==> flow/design.v <==
module Ram (
    input  wire        clka,
    input  wire        ena,
    input  wire [ 3:0] wea,
    input  wire [ 2:0] addra,
    input  wire [31:0] dina,
    output reg  [31:0] douta
);
reg [31:0] mem [0:7];
integer b;
always @(posedge clka) begin
    if (ena) begin
        for (b = 0; b < 4; b = b + 1) begin
            if (wea[b])
                mem[addra][b*8 +: 8] <= dina[b*8 +: 8];
        end
        douta <= {wea[3] ? dina[31:24] : mem[addra][31:24],
                  wea[2] ? dina[23:16] : mem[addra][23:16],
                  wea[1] ? dina[15: 8] : mem[addra][15: 8],
                  wea[0] ? dina[ 7: 0] : mem[addra][ 7: 0]};
    end
end
endmodule
module tagv_ram (
    input  wire        clka,
    input  wire        resetn,
    input  wire        ena,
    input  wire        wea,
    input  wire [ 2:0] addra,
    input  wire [25:0] dina,
    output reg  [25:0] douta
);
reg [24:0] tag_mem [0:7];
reg [ 7:0] v_mem;
always @(posedge clka) begin
    if (ena & wea)
        tag_mem[addra] <= dina[25:1];
end
always @(posedge clka) begin
    if (!resetn)
        v_mem <= 8'b0;
    else if (ena & wea)
        v_mem[addra] <= dina[0];
end
always @(posedge clka) begin
    if (ena)
        douta <= wea ? dina : {tag_mem[addra], v_mem[addra]};
end
endmodule
module cache(
    input  wire         clk,
    input  wire         resetn,
    input  wire         valid,
    input  wire         op,
    input  wire [ 2: 0] index,
    input  wire [24: 0] tag,
    input  wire [ 3: 0] offset,
    input  wire [ 3: 0] wstrb,
    input  wire [31: 0] wdata,
    output wire         addr_ok,
    output wire         data_ok,
    output wire [31: 0] rdata,
    output wire         rd_req,
    output wire [ 2: 0] rd_type,
    output wire [31: 0] rd_addr,
    input  wire         rd_rdy,
    input  wire         ret_valid,
    input  wire         ret_last,
    input  wire [31: 0] ret_data,
    output wire         wr_req,
    output wire [ 2: 0] wr_type,
    output wire [31: 0] wr_addr,
    output wire [ 3: 0] wr_wstrb,
    output wire [127:0] wr_data,
    input  wire         wr_rdy
);
parameter idle = 3'b000,lookup = 3'b001,miss = 3'b010,replace = 3'b011,refill = 3'b100;
reg op_reg; 
reg [ 2:0] index_reg;
reg [24:0] tag_reg;
reg [ 3:0] offset_reg;
reg [ 3:0] wstrb_reg;
reg [31:0] wdata_reg;
reg [2:0] state_main;
wire way0_hit;
wire way1_hit;
wire cache_hit;
wire [31:0] way0_load_word;
wire [31:0] way1_load_word;
wire load_res;
wire random; 
wire replace_data;
wire replace_tag;
wire replace_v;
wire replace_d;
reg [1:0] return_num;
reg w_way_reg;
reg [2:0] w_index_reg;
reg [3:0] w_offset_reg;
reg [3:0] w_wstrb_reg;
reg [31:0] w_data_reg;
wire [24:0] way0_tag;
wire way0_v;
wire wea_tagv0;
wire [2:0] addra_tagv0;
wire [25:0] dina_tagv0;
assign wea_tagv0 = ret_valid & ret_last & ~replace_way;
assign addra_tagv0 = ({3{state_main == lookup  || state_main == idle}} & index)
                 | ({3{state_main == miss || state_main == replace || state_main == refill}} & index_reg);
assign dina_tagv0 = {tag_reg,1'b1};                 
tagv_ram tagv_ram_way0 (
  .clka(clk),     
  .resetn(resetn),
  .ena(1'b1),       
  .wea(wea_tagv0),       
  .addra(addra_tagv0),   
  .dina(dina_tagv0),     
  .douta({way0_tag,way0_v})   
);
reg [7:0] way0_d_reg;
wire way0_d;
assign way0_d = way0_d_reg[index_reg];
always@(posedge clk)begin
    if(!resetn)
        way0_d_reg <= 8'b0;
    else if(wr_state & ~w_way_reg)
        way0_d_reg[w_index_reg] <= 1'b1;
    else if(state_main == refill & ret_valid & ret_last &~replace_way)
        way0_d_reg[index_reg] <= op_reg;    
end
wire [127:0] way0_data;
wire [2:0] addra_way0_bank0;
wire [3:0] wea_way0_bank0;
wire [31:0] dina_way0_bank0;
wire [2:0] addra_way0_bank1;
wire [3:0] wea_way0_bank1;
wire [31:0] dina_way0_bank1;
wire [2:0] addra_way0_bank3;
wire [3:0] wea_way0_bank3;
wire [31:0] dina_way0_bank3;
wire [2:0] addra_way0_bank2;
wire [3:0] wea_way0_bank2;
wire [31:0] dina_way0_bank2;
assign addra_way0_bank0 = (wr_state & ~w_offset_reg[3]&~w_offset_reg[2]) ? w_index_reg : 
                        addr_ok ? index : index_reg ;
assign wea_way0_bank0 = ({4{wr_state & ~w_offset_reg[3]&~w_offset_reg[2] & ~w_way_reg}} & w_wstrb_reg ) 
                     |({4{state_main == refill & (return_num == 2'd0) & ret_valid & ~replace_way}}); 
assign dina_way0_bank0 = ({32{wr_state}} & w_data_reg)  
                      | ({32{state_main == refill}})& (
                       ~offset_reg[3]&~offset_reg[2] & op_reg ? {
                                        wstrb_reg[3] ? wdata_reg[31:24] : ret_data[31:24],
                                        wstrb_reg[2] ? wdata_reg[23:16] : ret_data[23:16],
                                        wstrb_reg[1] ? wdata_reg[15: 8] : ret_data[15: 8],
                                        wstrb_reg[0] ? wdata_reg[ 7: 0] : ret_data[ 7: 0]
                                    } : ret_data);
Ram bank0_ram_way0 (  
  .clka(clk),     
  .ena(1'b1),       
  .wea(wea_way0_bank0),       
  .addra(addra_way0_bank0),   
  .dina(dina_way0_bank0),     
  .douta(way0_data[31:0])   
);
assign addra_way0_bank1 = (wr_state & ~w_offset_reg[3]&w_offset_reg[2]) ? w_index_reg : 
                        addr_ok ? index : index_reg ;
assign wea_way0_bank1 = ({4{wr_state & ~w_offset_reg[3]&w_offset_reg[2] & ~w_way_reg}} & w_wstrb_reg ) 
                     |({4{state_main == refill & (return_num == 2'd1) & ret_valid & ~replace_way}}); 
assign dina_way0_bank1 = ({32{wr_state}} & w_data_reg)  
                      | ({32{state_main == refill}})& (
                       ~offset_reg[3]& offset_reg[2] & op_reg ? {
                                        wstrb_reg[3] ? wdata_reg[31:24] : ret_data[31:24],
                                        wstrb_reg[2] ? wdata_reg[23:16] : ret_data[23:16],
                                        wstrb_reg[1] ? wdata_reg[15: 8] : ret_data[15: 8],
                                        wstrb_reg[0] ? wdata_reg[ 7: 0] : ret_data[ 7: 0]
                                    } : ret_data);
Ram bank1_ram_way0 (
  .clka(clk),     
  .ena(1'b1),       
  .wea(wea_way0_bank1),       
  .addra(addra_way0_bank1),   
  .dina(dina_way0_bank1),     
  .douta(way0_data[63:32])   
);
assign addra_way0_bank2 = (wr_state & w_offset_reg[3]&~w_offset_reg[2]) ? w_index_reg : 
                        addr_ok ? index : index_reg ;
assign wea_way0_bank2 = ({4{wr_state & w_offset_reg[3]&~w_offset_reg[2] & ~w_way_reg}} & w_wstrb_reg ) 
                     |({4{state_main == refill & (return_num == 2'd2) & ret_valid & ~replace_way}}); 
assign dina_way0_bank2 = ({32{wr_state}} & w_data_reg)  
                      | ({32{state_main == refill}})& (
                       offset_reg[3]&~offset_reg[2] & op_reg ? {
                                        wstrb_reg[3] ? wdata_reg[31:24] : ret_data[31:24],
                                        wstrb_reg[2] ? wdata_reg[23:16] : ret_data[23:16],
                                        wstrb_reg[1] ? wdata_reg[15: 8] : ret_data[15: 8],
                                        wstrb_reg[0] ? wdata_reg[ 7: 0] : ret_data[ 7: 0]
                                    } : ret_data);
Ram bank2_ram_way0 (
  .clka(clk),     
  .ena(1'b1),       
  .wea(wea_way0_bank2),       
  .addra(addra_way0_bank2),   
  .dina(dina_way0_bank2),     
  .douta(way0_data[95:64])   
);
assign addra_way0_bank3 = (wr_state & w_offset_reg[3]&w_offset_reg[2]) ? w_index_reg : 
                        addr_ok ? index : index_reg ;
assign wea_way0_bank3 = ({4{wr_state & w_offset_reg[3]&w_offset_reg[2] & ~w_way_reg}} & w_wstrb_reg ) 
                     |({4{state_main == refill & (return_num ==2'd3) & ret_valid & ~replace_way}}); 
assign dina_way0_bank3 = ({32{wr_state}} & w_data_reg)  
                      | (({32{state_main == refill}})& (
                       offset_reg[3]&offset_reg[2] & op_reg ? {
                                        wstrb_reg[3] ? wdata_reg[31:24] : ret_data[31:24],
                                        wstrb_reg[2] ? wdata_reg[23:16] : ret_data[23:16],
                                        wstrb_reg[1] ? wdata_reg[15: 8] : ret_data[15: 8],
                                        wstrb_reg[0] ? wdata_reg[ 7: 0] : ret_data[ 7: 0]
                                    } : ret_data));
Ram bank3_ram_way0 (
  .clka(clk),     
  .ena(1'b1),       
  .wea(wea_way0_bank3),       
  .addra(addra_way0_bank3),   
  .dina(dina_way0_bank3),     
  .douta(way0_data[127:96])   
);
wire [24:0] way1_tag;
wire way1_v;
wire wea_tagv1;
wire [2:0] addra_tagv1;
wire [25:0] dina_tagv1;
assign wea_tagv1 = ret_valid & ret_last & replace_way;
assign addra_tagv1 = ({3{state_main == lookup  || state_main == idle}} & index)
                 | ({3{state_main == miss || state_main == replace || state_main == refill}} & index_reg);
assign dina_tagv1 = {tag_reg,1'b1};                 
tagv_ram tagv_ram_way1 (
  .clka(clk),     
  .resetn(resetn),
  .ena(1'b1),       
  .wea(wea_tagv1),       
  .addra(addra_tagv1),   
  .dina(dina_tagv1),     
  .douta({way1_tag,way1_v})   
);
reg [7:0] way1_d_reg;
wire way1_d;
assign way1_d = way1_d_reg[index_reg];
always@(posedge clk)begin
    if(!resetn)
        way1_d_reg <= 8'b0;
    else if(wr_state & w_way_reg)
        way1_d_reg[w_index_reg] <= 1'b1;
    else if(state_main == refill & ret_valid & ret_last & replace_way)
        way1_d_reg[index_reg] <= op_reg;    
end
wire [127:0] way1_data;
wire [2:0] addra_way1_bank0;
wire [3:0] wea_way1_bank0;
wire [31:0] dina_way1_bank0;
wire [2:0] addra_way1_bank1;
wire [3:0] wea_way1_bank1;
wire [31:0] dina_way1_bank1;
wire [2:0] addra_way1_bank3;
wire [3:0] wea_way1_bank3;
wire [31:0] dina_way1_bank3;
wire [2:0] addra_way1_bank2;
wire [3:0] wea_way1_bank2;
wire [31:0] dina_way1_bank2;
assign addra_way1_bank0 = (wr_state & ~w_offset_reg[3]&~w_offset_reg[2]) ? w_index_reg : 
                        addr_ok ? index : index_reg ;
assign wea_way1_bank0 = ({4{wr_state & ~w_offset_reg[3]&~w_offset_reg[2] & w_way_reg}} & w_wstrb_reg ) 
                     |({4{state_main == refill & (return_num == 2'd0) & ret_valid & replace_way}}); 
assign dina_way1_bank0 = ({32{wr_state}} & w_data_reg)  
                      | ({32{state_main == refill}})& (
                       ~offset_reg[3]&~offset_reg[2] & op_reg ? {
                                        wstrb_reg[3] ? wdata_reg[31:24] : ret_data[31:24],
                                        wstrb_reg[2] ? wdata_reg[23:16] : ret_data[23:16],
                                        wstrb_reg[1] ? wdata_reg[15: 8] : ret_data[15: 8],
                                        wstrb_reg[0] ? wdata_reg[ 7: 0] : ret_data[ 7: 0]
                                    } : ret_data);
Ram bank0_ram_way1 (  
  .clka(clk),     
  .ena(1'b1),       
  .wea(wea_way1_bank0),       
  .addra(addra_way1_bank0),   
  .dina(dina_way1_bank0),     
  .douta(way1_data[31:0])   
);
assign addra_way1_bank1 = (wr_state & ~w_offset_reg[3]&w_offset_reg[2]) ? w_index_reg : 
                        addr_ok ? index : index_reg ;
assign wea_way1_bank1 = ({4{wr_state & ~w_offset_reg[3]&w_offset_reg[2] & w_way_reg}} & w_wstrb_reg ) 
                     |({4{state_main == refill & (return_num == 2'd1) & ret_valid & replace_way}}); 
assign dina_way1_bank1 = ({32{wr_state}} & w_data_reg)  
                      | ({32{state_main == refill}})& (
                       ~offset_reg[3]&offset_reg[2] & op_reg ? {
                                        wstrb_reg[3] ? wdata_reg[31:24] : ret_data[31:24],
                                        wstrb_reg[2] ? wdata_reg[23:16] : ret_data[23:16],
                                        wstrb_reg[1] ? wdata_reg[15: 8] : ret_data[15: 8],
                                        wstrb_reg[0] ? wdata_reg[ 7: 0] : ret_data[ 7: 0]
                                    } : ret_data);
Ram bank1_ram_way1 (
  .clka(clk),     
  .ena(1'b1),       
  .wea(wea_way1_bank1),       
  .addra(addra_way1_bank1),   
  .dina(dina_way1_bank1),     
  .douta(way1_data[63:32])   
);
assign addra_way1_bank2 = (wr_state & w_offset_reg[3]&~w_offset_reg[2]) ? w_index_reg : 
                        addr_ok ? index : index_reg ;
assign wea_way1_bank2 = ({4{wr_state & w_offset_reg[3]&~w_offset_reg[2] & w_way_reg}} & w_wstrb_reg ) 
                     |({4{state_main == refill & (return_num == 2'd2) & ret_valid & replace_way}}); 
assign dina_way1_bank2 = ({32{wr_state}} & w_data_reg)  
                      | ({32{state_main == refill}})& (
                       offset_reg[3]&~offset_reg[2] & op_reg ? {
                                        wstrb_reg[3] ? wdata_reg[31:24] : ret_data[31:24],
                                        wstrb_reg[2] ? wdata_reg[23:16] : ret_data[23:16],
                                        wstrb_reg[1] ? wdata_reg[15: 8] : ret_data[15: 8],
                                        wstrb_reg[0] ? wdata_reg[ 7: 0] : ret_data[ 7: 0]
                                    } : ret_data);
Ram bank2_ram_way1 (
  .clka(clk),     
  .ena(1'b1),       
  .wea(wea_way1_bank2),       
  .addra(addra_way1_bank2),   
  .dina(dina_way1_bank2),     
  .douta(way1_data[95:64])   
);
assign addra_way1_bank3 = (wr_state & w_offset_reg[3]&w_offset_reg[2]) ? w_index_reg : 
                        addr_ok ? index : index_reg ;
assign wea_way1_bank3 = ({4{wr_state & w_offset_reg[3]&w_offset_reg[2] & w_way_reg}} & w_wstrb_reg ) 
                     |({4{state_main == refill & (return_num == 2'd3) & ret_valid & replace_way}}); 
assign dina_way1_bank3 = ({32{wr_state}} & w_data_reg)  
                      | ({32{state_main == refill}})& (
                       (offset_reg[3]&offset_reg[2] & op_reg) ? {
                                        wstrb_reg[3] ? wdata_reg[31:24] : ret_data[31:24],
                                        wstrb_reg[2] ? wdata_reg[23:16] : ret_data[23:16],
                                        wstrb_reg[1] ? wdata_reg[15: 8] : ret_data[15: 8],
                                        wstrb_reg[0] ? wdata_reg[ 7: 0] : ret_data[ 7: 0]
                                    } : ret_data);
Ram bank3_ram_way1 (
  .clka(clk),     
  .ena(1'b1),       
  .wea(wea_way1_bank3),       
  .addra(addra_way1_bank3),   
  .dina(dina_way1_bank3),     
  .douta(way1_data[127:96])   
);
always@(posedge clk)begin
    if(!resetn)begin
        op_reg <= 1'b0; 
        index_reg <= 3'b0; 
        tag_reg <= 25'b0; 
        offset_reg <= 4'b0; 
        wstrb_reg <= 4'b0; 
        wdata_reg   <= 32'b0; 
    end
    else if((state_main == idle & valid & !hit_write_cf) |
            (state_main == lookup & (cache_hit & valid & (op | (!op & !hit_write_cf) ))))begin
        op_reg <= op; 
        index_reg <= index; 
        tag_reg <= tag; 
        offset_reg <= offset; 
        wstrb_reg <= wstrb; 
        wdata_reg   <= wdata;         
    end
end
assign way0_hit = way0_v && {way0_tag == tag_reg};
assign way1_hit = way1_v && {way1_tag == tag_reg};
assign cache_hit = way0_hit || way1_hit;
assign way0_load_word = way0_data[offset_reg[3:2]*32 +: 32];
assign way1_load_word = way1_data[offset_reg[3:2]*32 +: 32];
assign load_res = {32{way0_hit}} & way0_load_word
                | {32{way1_hit}} & way1_load_word
                | {32{~cache_hit}} & ret_data;
LFSR u_lfsr(
    .clk(clk),
    .reset(!resetn),
    .lfsr_bit(random)
);                
reg replace_way; 
always@(posedge clk)begin
    if(!resetn)begin
        replace_way <= 1'b0;
    end
    else if(state_main == miss & wr_rdy)begin
        replace_way <= random;
    end
end
always@(posedge clk)begin
    if(!resetn | (state_main == replace && rd_rdy))
        return_num <= 2'b0;
    else if(ret_valid)begin
        return_num <= return_num + 2'b1;
    end
end
always@(posedge clk)begin
    if(!resetn)begin
        state_main <= idle;
    end
    else if(state_main == idle)begin
        if(valid & !hit_write_cf)begin
            state_main <= lookup;       
        end
    end
    else if(state_main == lookup)begin
        if(cache_hit & (!valid | (valid & hit_write_cf)))begin
            state_main <= idle;
        end    
        else if(!cache_hit)begin
            state_main <= miss;
        end 
    end
    else if(state_main == miss)begin
        if(wr_rdy)begin
            state_main <= replace;
        end
    end
    else if(state_main == replace)begin
        if(rd_rdy)begin
            state_main <= refill;
        end
    end
    else if(state_main == refill)begin
        if(ret_valid & ret_last)begin
            state_main <= idle;
        end
    end
    else 
        state_main <= idle;
end
reg wr_state;
wire hit_write_sign;
wire hit_write_cf;
assign hit_write_sign = (state_main == lookup) & op_reg & cache_hit;
assign hit_write_cf = ( (state_main == lookup) & op_reg & (!op & valid) & ({tag,index,offset} == {tag_reg,index_reg,offset_reg}) ) 
                    | ( wr_state & (!op & valid) & (offset[3:2] == w_offset_reg[3:2]));
always@(posedge clk)begin
    if(!resetn)begin
        wr_state <= 1'b0;
        w_way_reg <= 1'b0;
        w_index_reg <= 3'b0;
        w_offset_reg <= 4'b0;
        w_wstrb_reg <= 4'b0;
        w_data_reg <= 32'b0;
    end
    else if(~wr_state)begin
        if(hit_write_sign)begin
            wr_state <= 1'b1;
            w_way_reg <= way1_hit;
            w_index_reg <= index_reg;
            w_offset_reg <= offset_reg;
            w_wstrb_reg <= wstrb_reg;
            w_data_reg <= wdata_reg; 
        end 
    end
    else if(wr_state)begin
        if(hit_write_sign)begin
            w_way_reg <= way1_hit;
            w_index_reg <= index_reg;
            w_offset_reg <= offset_reg;
            w_wstrb_reg <= wstrb_reg;
            w_data_reg <= wdata_reg; 
        end
        else begin
            wr_state <= 1'b0;
        end    
    end
    else 
        wr_state <= 1'b0;
end
assign addr_ok = ((state_main == idle) & !hit_write_cf) || 
                 (state_main == lookup & (cache_hit & valid & (op | (!op & !hit_write_cf) ))); 
assign data_ok = (state_main == lookup & (cache_hit)) ||
                 (state_main == refill && ret_valid && return_num == offset_reg[3:2]);
assign rdata = ({32{state_main == lookup & way0_hit}} & way0_load_word)
             | ({32{state_main == lookup & way1_hit}} & way1_load_word)
             | ({32{state_main == refill}} & ret_data);                  
assign rd_req = (state_main == replace);
assign rd_type = 3'b100;
assign rd_addr = {tag_reg,index_reg,4'd0};
reg wr_req_reg;
assign wr_req = wr_req_reg & 
            ((replace_way) ? (way1_d & way1_v) : (way0_d & way0_v));
assign wr_type = 3'b100;
assign wr_addr = {(replace_way ? way1_tag : way0_tag),index_reg,4'd0};
assign wr_wstrb = 4'b1111;
assign wr_data = replace_way ? way1_data : way0_data;
always@(posedge clk)begin
    if(!resetn)
        wr_req_reg <= 1'b0;
    else if(state_main == miss & wr_rdy)
        wr_req_reg <= 1'b1;
    else if(wr_rdy)
        wr_req_reg <= 1'b0;
end                 
endmodule
module LFSR (
    input wire clk,
    input wire reset,
    output reg lfsr_bit
);
    reg [7:0] lfsr;
    always @(posedge clk) begin
        if (reset) begin
            lfsr <= 8'h1;  
        end else begin
            lfsr <= {lfsr[6:0], lfsr[7] ^ lfsr[5]};  
        end
    end
    always @(posedge clk) begin
        if (reset) begin
            lfsr_bit <= 1'b0;
        end else begin
            lfsr_bit <= lfsr[0];  
        end
    end
endmodule
--- tool output ---
# Step by step through the tools: cache

Each step is given for the RTL above and for the edited RTL.
"unedited" refers to lines of the RTL above, "edited" to lines of the edited file.
"change" is "edited" less "unedited", of the values as shown; "relative change" is that difference over "unedited", in percent.
Operators carry their Yosys type and port widths (W data, S select, Z words).
Cell names lack the library's common part.
The mark n/a stands for no value.

Top module: cache
Clock input: clk
Library: sky130hd
Library corner: tt_025C_1v80

# Diff

Unified diff, file above to edited file.
A script made this edit; it was not meant as an optimisation.

```diff
@@ -240,5 +240,5 @@
   .douta({way1_tag,way1_v})   
 );
-reg [7:0] way1_d_reg;
+reg [11:0] way1_d_reg;
 wire way1_d;
 assign way1_d = way1_d_reg[index_reg];
```

# Word level

Counts by Yosys on the flattened word-level netlist (proc, flatten, opt, wreduce; memories kept). Register bits leave out memories and registers merged into their read ports (data or address). Print and check cells are left out.
Memory sizes are those after Yosys's memory passes, which may raise the word count (mostly to a power of two), join words into wider ones and drop unused or constant bits.

Operators by class:

| element                   | unedited | edited | change | relative change (%) |
| add/subtract/negate cells | 4        | 4      | 0      | 0.00 |
| bitwise operators         | 131      | 133    | +2     | +1.53 |
| reduce/logical cells      | 21       | 21     | 0      | 0.00 |
| multiply operators        | 0        | 0      | 0      | n/a |
| div/mod/pow operators     | 0        | 0      | 0      | n/a |
| shift operators           | 10       | 13     | +3     | +30.00 |
| eq/ne operators           | 17       | 17     | 0      | 0.00 |
| multiplexer cells         | 104      | 104    | 0      | 0.00 |
| $lt $le $gt $ge           | 0        | 0      | 0      | n/a |

Operators by type and width:

| kind                     | unedited | edited | change | relative change (%) |
| $mux W8                  | 8        | 6      | -2     | -25.00 |
| $and A8 B8 Y8            | 6        | 4      | -2     | -33.33 |
| $or A8 B8 Y8             | 6        | 4      | -2     | -33.33 |
| $and A12 B12 Y12         | 0        | 2      | +2     | n/a |
| $mux W12                 | 0        | 2      | +2     | n/a |
| $not A12 Y12             | 0        | 2      | +2     | n/a |
| $or A12 B12 Y12          | 0        | 2      | +2     | n/a |
| $shift A1 B4 Y12 const A | 0        | 2      | +2     | n/a |
| $shiftx A8 B3 Y1         | 4        | 3      | -1     | -25.00 |
| $shift A1 B4 Y12         | 0        | 1      | +1     | n/a |
| $shiftx A12 B3 Y1        | 0        | 1      | +1     | n/a |

Operator kinds equal on both sides are left out: 40.

Word-level totals:

| element                         | unedited | edited | change | relative change (%) |
| elaborated cells                | 321      | 326    | +5     | +1.56 |
| latch bits                      | 0        | 0      | 0      | n/a |
| output and inout port bits      | 238      | 238    | 0      | 0.00 |
| input bits                      | 108      | 108    | 0      | 0.00 |
| memories kept                   | 10       | 10     | 0      | 0.00 |
| memory bits (writable)          | 2448     | 2448   | 0      | 0.00 |
| memory bits (read-only)         | 0        | 0      | 0      | n/a |
| register bits                   | 164      | 168    | +4     | +2.44 |
| word width x clocked read ports | 306      | 306    | 0      | 0.00 |

Memories:

| element                                      | unedited                                                                                                                                                                                       | edited |
| shape (words x width / read and write ports) | bank0_ram_way0.mem 8x32 r1 w1; bank0_ram_way1.mem 8x32 r1 w1; bank1_ram_way0.mem 8x32 r1 w1; bank1_ram_way1.mem 8x32 r1 w1; bank2_ram_way0.mem 8x32 r1 w1; bank2_ram_way1.mem 8x32 r1 w1; (+4) | bank0_ram_way0.mem 8x32 r1 w1; bank0_ram_way1.mem 8x32 r1 w1; bank1_ram_way0.mem 8x32 r1 w1; bank1_ram_way1.mem 8x32 r1 w1; bank2_ram_way0.mem 8x32 r1 w1; bank2_ram_way1.mem 8x32 r1 w1; (+4) |

The mark (+n) counts cells that are not listed.

# Depth

Longest topological path by Yosys (ltp), each cell counted once; first at word level (registers and memories cut), then after technology mapping (sequential cells cut; the memories' decode and read muxes count).

Depth:

| element                   | unedited | edited | change | relative change (%) |
| depth in word-level cells | 13       | 13     | 0      | 0.00 |
| ABC_AREA                  | 0        | 0      | n/a    | n/a |
| depth in mapped cells     | 18       | 17     | -1     | -5.56 |

# Mapped cells and area

Source: synth_stat.txt of the flow (Yosys; design flattened, memories mapped). It holds for the ABC_AREA given above (unset counts as 0); a run with the other value may have another netlist.

Synthesis totals:

| element                           | unedited | edited   | change | relative change (%) |
| cell count                        | 5859     | 5786     | -73    | -1.25 |
| flip-flops                        | 2626     | 2626     | 0      | 0.00 |
| mapped area (µm²)                 | 108745.5 | 108108.7 | -636.8 | -0.59 |
| sequential part of the area (µm²) | 77073.9  | 77073.9  | 0.0    | 0.00 |

Cells by type:

| cell     | unedited | edited | change | relative change (%) |
| nor2_1   | 193      | 329    | +136   | +70.47 |
| nor3_1   | 146      | 30     | -116   | -79.45 |
| a211oi_1 | 111      | 0      | -111   | -100.00 |
| nand2_2  | 1        | 64     | +63    | +6300.00 |
| a21oi_1  | 117      | 178    | +61    | +52.14 |
| nand2_1  | 219      | 159    | -60    | -27.40 |
| mux2i_1  | 710      | 762    | +52    | +7.32 |
| xnor2_1  | 64       | 17     | -47    | -73.44 |
| clkbuf_1 | 228      | 187    | -41    | -17.98 |
| o21bai_1 | 1        | 33     | +32    | +3200.00 |
| buf_2    | 59       | 30     | -29    | -49.15 |
| xor2_1   | 15       | 41     | +26    | +173.33 |
| nor4_1   | 38       | 13     | -25    | -65.79 |
| o311ai_1 | 20       | 0      | -20    | -100.00 |
| or3_1    | 8        | 24     | +16    | +200.00 |
| nand4_1  | 20       | 7      | -13    | -65.00 |
| and3_1   | 4        | 16     | +12    | +300.00 |
| o21ai_1  | 0        | 11     | +11    | n/a |

Cell types equal on both sides are left out: 10.
The list need not be complete.
By module: a second synthesis without flattening, with its own total; a netlist apart from the flattened one above.

Unflattened totals:

| element                                       | unedited | edited   | change | relative change (%) |
| cells (unflattened synthesis)                 | 8069     | 8044     | -25    | -0.31 |
| area total of the unflattened synthesis (µm²) | 123289.5 | 123463.4 | +173.9 | +0.14 |

Each row is one instance without its submodules.

Modules, unedited:

| module   | cells | area (µm²) | seq. area (µm²) | instances |
| Ram      | 664   | 11392.2    | 8648.3          | 8 |
| tagv_ram | 553   | 9283.9     | 6946.7          | 2 |
| cache    | 1634  | 13365.3    | 2742.6          | 1 |
| LFSR     | 17    | 219.0      | 160.2           | 1 |

Modules, edited:

| module   | cells | area (µm²) | seq. area (µm²) | instances |
| Ram      | 664   | 11392.2    | 8648.3          | 8 |
| tagv_ram | 553   | 9283.9     | 6946.7          | 2 |
| cache    | 1609  | 13539.2    | 2742.6          | 1 |
| LFSR     | 17    | 219.0      | 160.2           | 1 |

# Path before layout

OpenSTA on the mapped netlist: ideal clock, no wires. The path of least setup slack (recovery checks aside). Input and output delay are each 20% of the period. Register names are those of the netlist, which keeps one name where synthesis merged equal registers.

Path after synthesis:

| element                           | unedited                         | edited                          | change | relative change (%) |
| path kind                         | in2reg                           | in2reg                          | n/a    | n/a |
| from                              | input tag[17]                    | input tag[11]                   | n/a    | n/a |
| to                                | memory bank1_ram_way1.mem[5][24] | memory bank0_ram_way1.mem[5][0] | n/a    | n/a |
| delay of the path (ps)            | 3152                             | 3057                            | -95    | -3.01 |
| arrival time (ps)                 | 4357                             | 4282                            | -75    | -1.72 |
| required time (ps)                | 7605                             | 7625                            | +20    | +0.26 |
| input delay (ps)                  | 1600                             | 1600                            | 0      | 0.00 |
| period (ps)                       | 8000                             | 8000                            | 0      | 0.00 |
| stages                            | 11                               | 10                              | -1     | -9.09 |
| path slack (ps)                   | 3248                             | 3343                            | +95    | n/a |
| launch time at the first pin (ps) | 1600                             | 1600                            | 0      | 0.00 |
| synthesis period reached (ps)     | 4752                             | 4657                            | -95    | -2.00 |

"delay of the path" = arrival - input delay + setup time.
"stages" counts driving pins, that of a launching flip-flop among them; a cell with two outputs on the path counts twice.
"synthesis period reached" is the clock period less the worst setup slack; recovery checks do not enter. This is arithmetic on one report: input and output delays are still those of the set period (20% each).
The rows between start and end are the longest chain of elaborated cells between them; the timing report does not say that the signal goes this way. Where chains are equally long, one stands for them.
A line is the first line of the expression or statement that the cell stems from. Yosys adds cells for indexed reads and writes and turns some case tables into memories.

Between the ends, after synthesis, unedited:
Path through: xnor2_1 > nand4_1 > nor4_1 > nand3_1 > nand3_1 > o22ai_1 > or2_2 > buf_1 > o21a_1 > buf_1 > nor4_1
Cells in the longest elaborated chain: 11
Elaborated cells between the ends (all ways): 12
Those cells by class: eq/ne (1); mux (2); logic (7); reduce/logical (2)

Ends and longest elaborated chain, after synthesis, unedited:

| element                    | RTL line | text |
| from (decl)                | 56       | `input  wire [24: 0] tag,` |
| $eq A32 B32 Y1             | 433      | `assign hit_write_cf = ( (state_main == lookup) & op_reg & (!op & valid) & ({tag,index,offset} == {tag_reg,inde ...` |
| $and A1 B1 Y1              | 433      |  |
| $or A1 B1 Y1               | 433      |  |
| $logic_not A1 Y1           | 470      | `(state_main == lookup & (cache_hit & valid & (op \| (!op & !hit_write_cf) )));` |
| $and A1 B1 Y1              | 470      |  |
| $or A1 B1 Y1               | 470      |  |
| $and A1 B1 Y1 (2 in a row) | 470      |  |
| $logic_or A1 B1 Y1         | 469      | `assign addr_ok = ((state_main == idle) & !hit_write_cf) \|\|` |
| $mux W3                    | 287      | `addr_ok ? index : index_reg ;` |
| $mux W3                    | 286      | `assign addra_way1_bank1 = (wr_state & ~w_offset_reg[3]&w_offset_reg[2]) ? w_index_reg :` |
| to (decl)                  | 9        | `reg [31:0] mem [0:7];` |

Between the ends, after synthesis, edited:
Path through: xor2_1 > nor4_1 > nand4_1 > nor3_1 > nor3_1 > nor4_2 > o41ai_4 > inv_4 > nand2_2 > a21oi_1
Cells in the longest elaborated chain: 11
Elaborated cells between the ends (all ways): 12
Those cells by class: eq/ne (1); mux (2); logic (7); reduce/logical (2)

Ends and longest elaborated chain, after synthesis, edited:

| element                    | RTL line | text |
| from (decl)                | 56       | `input  wire [24: 0] tag,` |
| $eq A32 B32 Y1             | 433      | `assign hit_write_cf = ( (state_main == lookup) & op_reg & (!op & valid) & ({tag,index,offset} == {tag_reg,inde ...` |
| $and A1 B1 Y1              | 433      |  |
| $or A1 B1 Y1               | 433      |  |
| $logic_not A1 Y1           | 470      | `(state_main == lookup & (cache_hit & valid & (op \| (!op & !hit_write_cf) )));` |
| $and A1 B1 Y1              | 470      |  |
| $or A1 B1 Y1               | 470      |  |
| $and A1 B1 Y1 (2 in a row) | 470      |  |
| $logic_or A1 B1 Y1         | 469      | `assign addr_ok = ((state_main == idle) & !hit_write_cf) \|\|` |
| $mux W3                    | 267      | `addr_ok ? index : index_reg ;` |
| $mux W3                    | 266      | `assign addra_way1_bank0 = (wr_state & ~w_offset_reg[3]&~w_offset_reg[2]) ? w_index_reg :` |
| to (decl)                  | 9        | `reg [31:0] mem [0:7];` |

Some nets on the timed path still bear RTL names; the line given drives or declares the net.

Named nets, after synthesis, edited:

| net                 | RTL line | text |
| addra_way0_bank0[2] | 144      | `assign addra_way0_bank0 = (wr_state & ~w_offset_reg[3]&~w_offset_reg[2]) ? w_index_reg :` |

# Path in the finished layout

Path of least setup slack in the final report of each run of pair 1 (OpenROAD, finished layout, wires in). Where an end is a register, its clock arrival counts in the times.
The report prints the path's times to 10 ps; the period is as set.

Path after layout:

| element                           | unedited                 | edited                   | change | relative change (%) |
| path kind                         | reg2out                  | reg2out                  | n/a    | n/a |
| from                              | register (no name shown) | register (no name shown) | n/a    | n/a |
| to                                | output addr_ok           | output addr_ok           | n/a    | n/a |
| launch time at the first pin (ps) | 850                      | 920                      | +70    | +8.24 |
| required time (ps)                | 6100                     | 6100                     | 0      | 0.00 |
| arrival time (ps)                 | 5960                     | 5900                     | -60    | -1.01 |
| path slack (ps)                   | 130                      | 190                      | +60    | n/a |
| output delay (ps)                 | 1520                     | 1520                     | 0      | 0.00 |
| stages                            | 15                       | 12                       | -3     | -20.00 |
| period (ps)                       | 7620                     | 7620                     | 0      | 0.00 |

Between the ends, after layout, unedited:
Path through: dfxtp_4 > buf_12 > mux4_2 > mux2i_1 > nor2_1 > a211oi_1 > nand4_1 > nor4_2 > buf_4 > nand2_2 > buf_12 > and2_1 > o21ai_1 > buf_4 > clkdlybuf4s50_1

Ends and longest elaborated chain, after layout, unedited:

| element   | RTL line | text |
| to (decl) | 60       | `output wire         addr_ok,` |

unedited: Chain of elaborated cells between the ends: none given.

Between the ends, after layout, edited:
Path through: dfxtp_4 > buf_4 > mux2_2 > o22ai_1 > nor3_1 > or4b_1 > nor4_2 > buf_4 > nand4_4 > a21boi_2 > or2_2 > clkdlybuf4s50_1

Ends and longest elaborated chain, after layout, edited:

| element   | RTL line | text |
| to (decl) | 60       | `output wire         addr_ok,` |

edited: Chain of elaborated cells between the ends: none given.

# Measured runs

Runs of the flow (Yosys, OpenROAD) on both versions; the two runs of a pair have the same settings. The constraints put input and output delay at 20% of the set period each and load the outputs with 0.01 pF.

Settings, pair 1:
CORE_UTILIZATION: 40
period_ns: 7.62
CAP_MARGIN: 20
CORE_MARGIN: 2
SLEW_MARGIN: 20

Measured results, pair 1:

| element                                   | unedited | edited   | change  | relative change (%) |
| total die area (µm²)                      | 276050.0 | 274445.0 | -1605.0 | -0.58 |
| setup slack of the critical path (ps)     | 134      | 194      | +60     | n/a |
| power consumption (mW)                    | 32.754   | 32.719   | -0.035  | -0.11 |
| synthesized cell area (µm²)               | 108745.5 | 108108.7 | -636.8  | -0.59 |
| smallest hold slack (ps)                  | 387      | 437      | +50     | n/a |
| final design utilization (%)              | 47.7     | 47.4     | -0.3    | n/a |
| clock period reached (ps)                 | 7486     | 7426     | -60     | -0.80 |
| total negative slack on setup checks (ps) | 0        | 0        | 0       | n/a |
| standard-cell area after layout (µm²)     | 128952.0 | 127341.0 | -1611.0 | -1.25 |

Settings, pair 2:
CELL_PAD_IN_SITES_DETAIL_PLACEMENT: 1
CELL_PAD_IN_SITES_GLOBAL_PLACEMENT: 2
CORE_MARGIN: 8
CORE_UTILIZATION: 54
CTS_CLUSTER_DIAMETER: 208
PLACE_DENSITY: 0.86
period_ns: 4.85
CAP_MARGIN: 20
SLEW_MARGIN: 20

Measured results, pair 2:

| element                                   | unedited | edited   | change  | relative change (%) |
| total die area (µm²)                      | 215997.0 | 214777.0 | -1220.0 | -0.56 |
| setup slack of the critical path (ps)     | -965     | -865     | +100    | n/a |
| power consumption (mW)                    | 52.730   | 52.540   | -0.190  | -0.36 |
| synthesized cell area (µm²)               | 108745.5 | 108108.7 | -636.8  | -0.59 |
| smallest hold slack (ps)                  | 443      | 432      | -11     | n/a |
| final design utilization (%)              | 67.6     | 67.0     | -0.6    | n/a |
| clock period reached (ps)                 | 5815     | 5715     | -100    | -1.72 |
| total negative slack on setup checks (ps) | -689193  | -395614  | +293579 | n/a |
| standard-cell area after layout (µm²)     | 135192.0 | 133606.0 | -1586.0 | -1.17 |

"clock period reached": clock period set for the run, less the worst setup slack. It is reckoned from that one timing run; input and output delays stay at 20% of the period that was set.
"power consumption": no workload was simulated; the value follows from the tool's default switching activity.
--- end ---
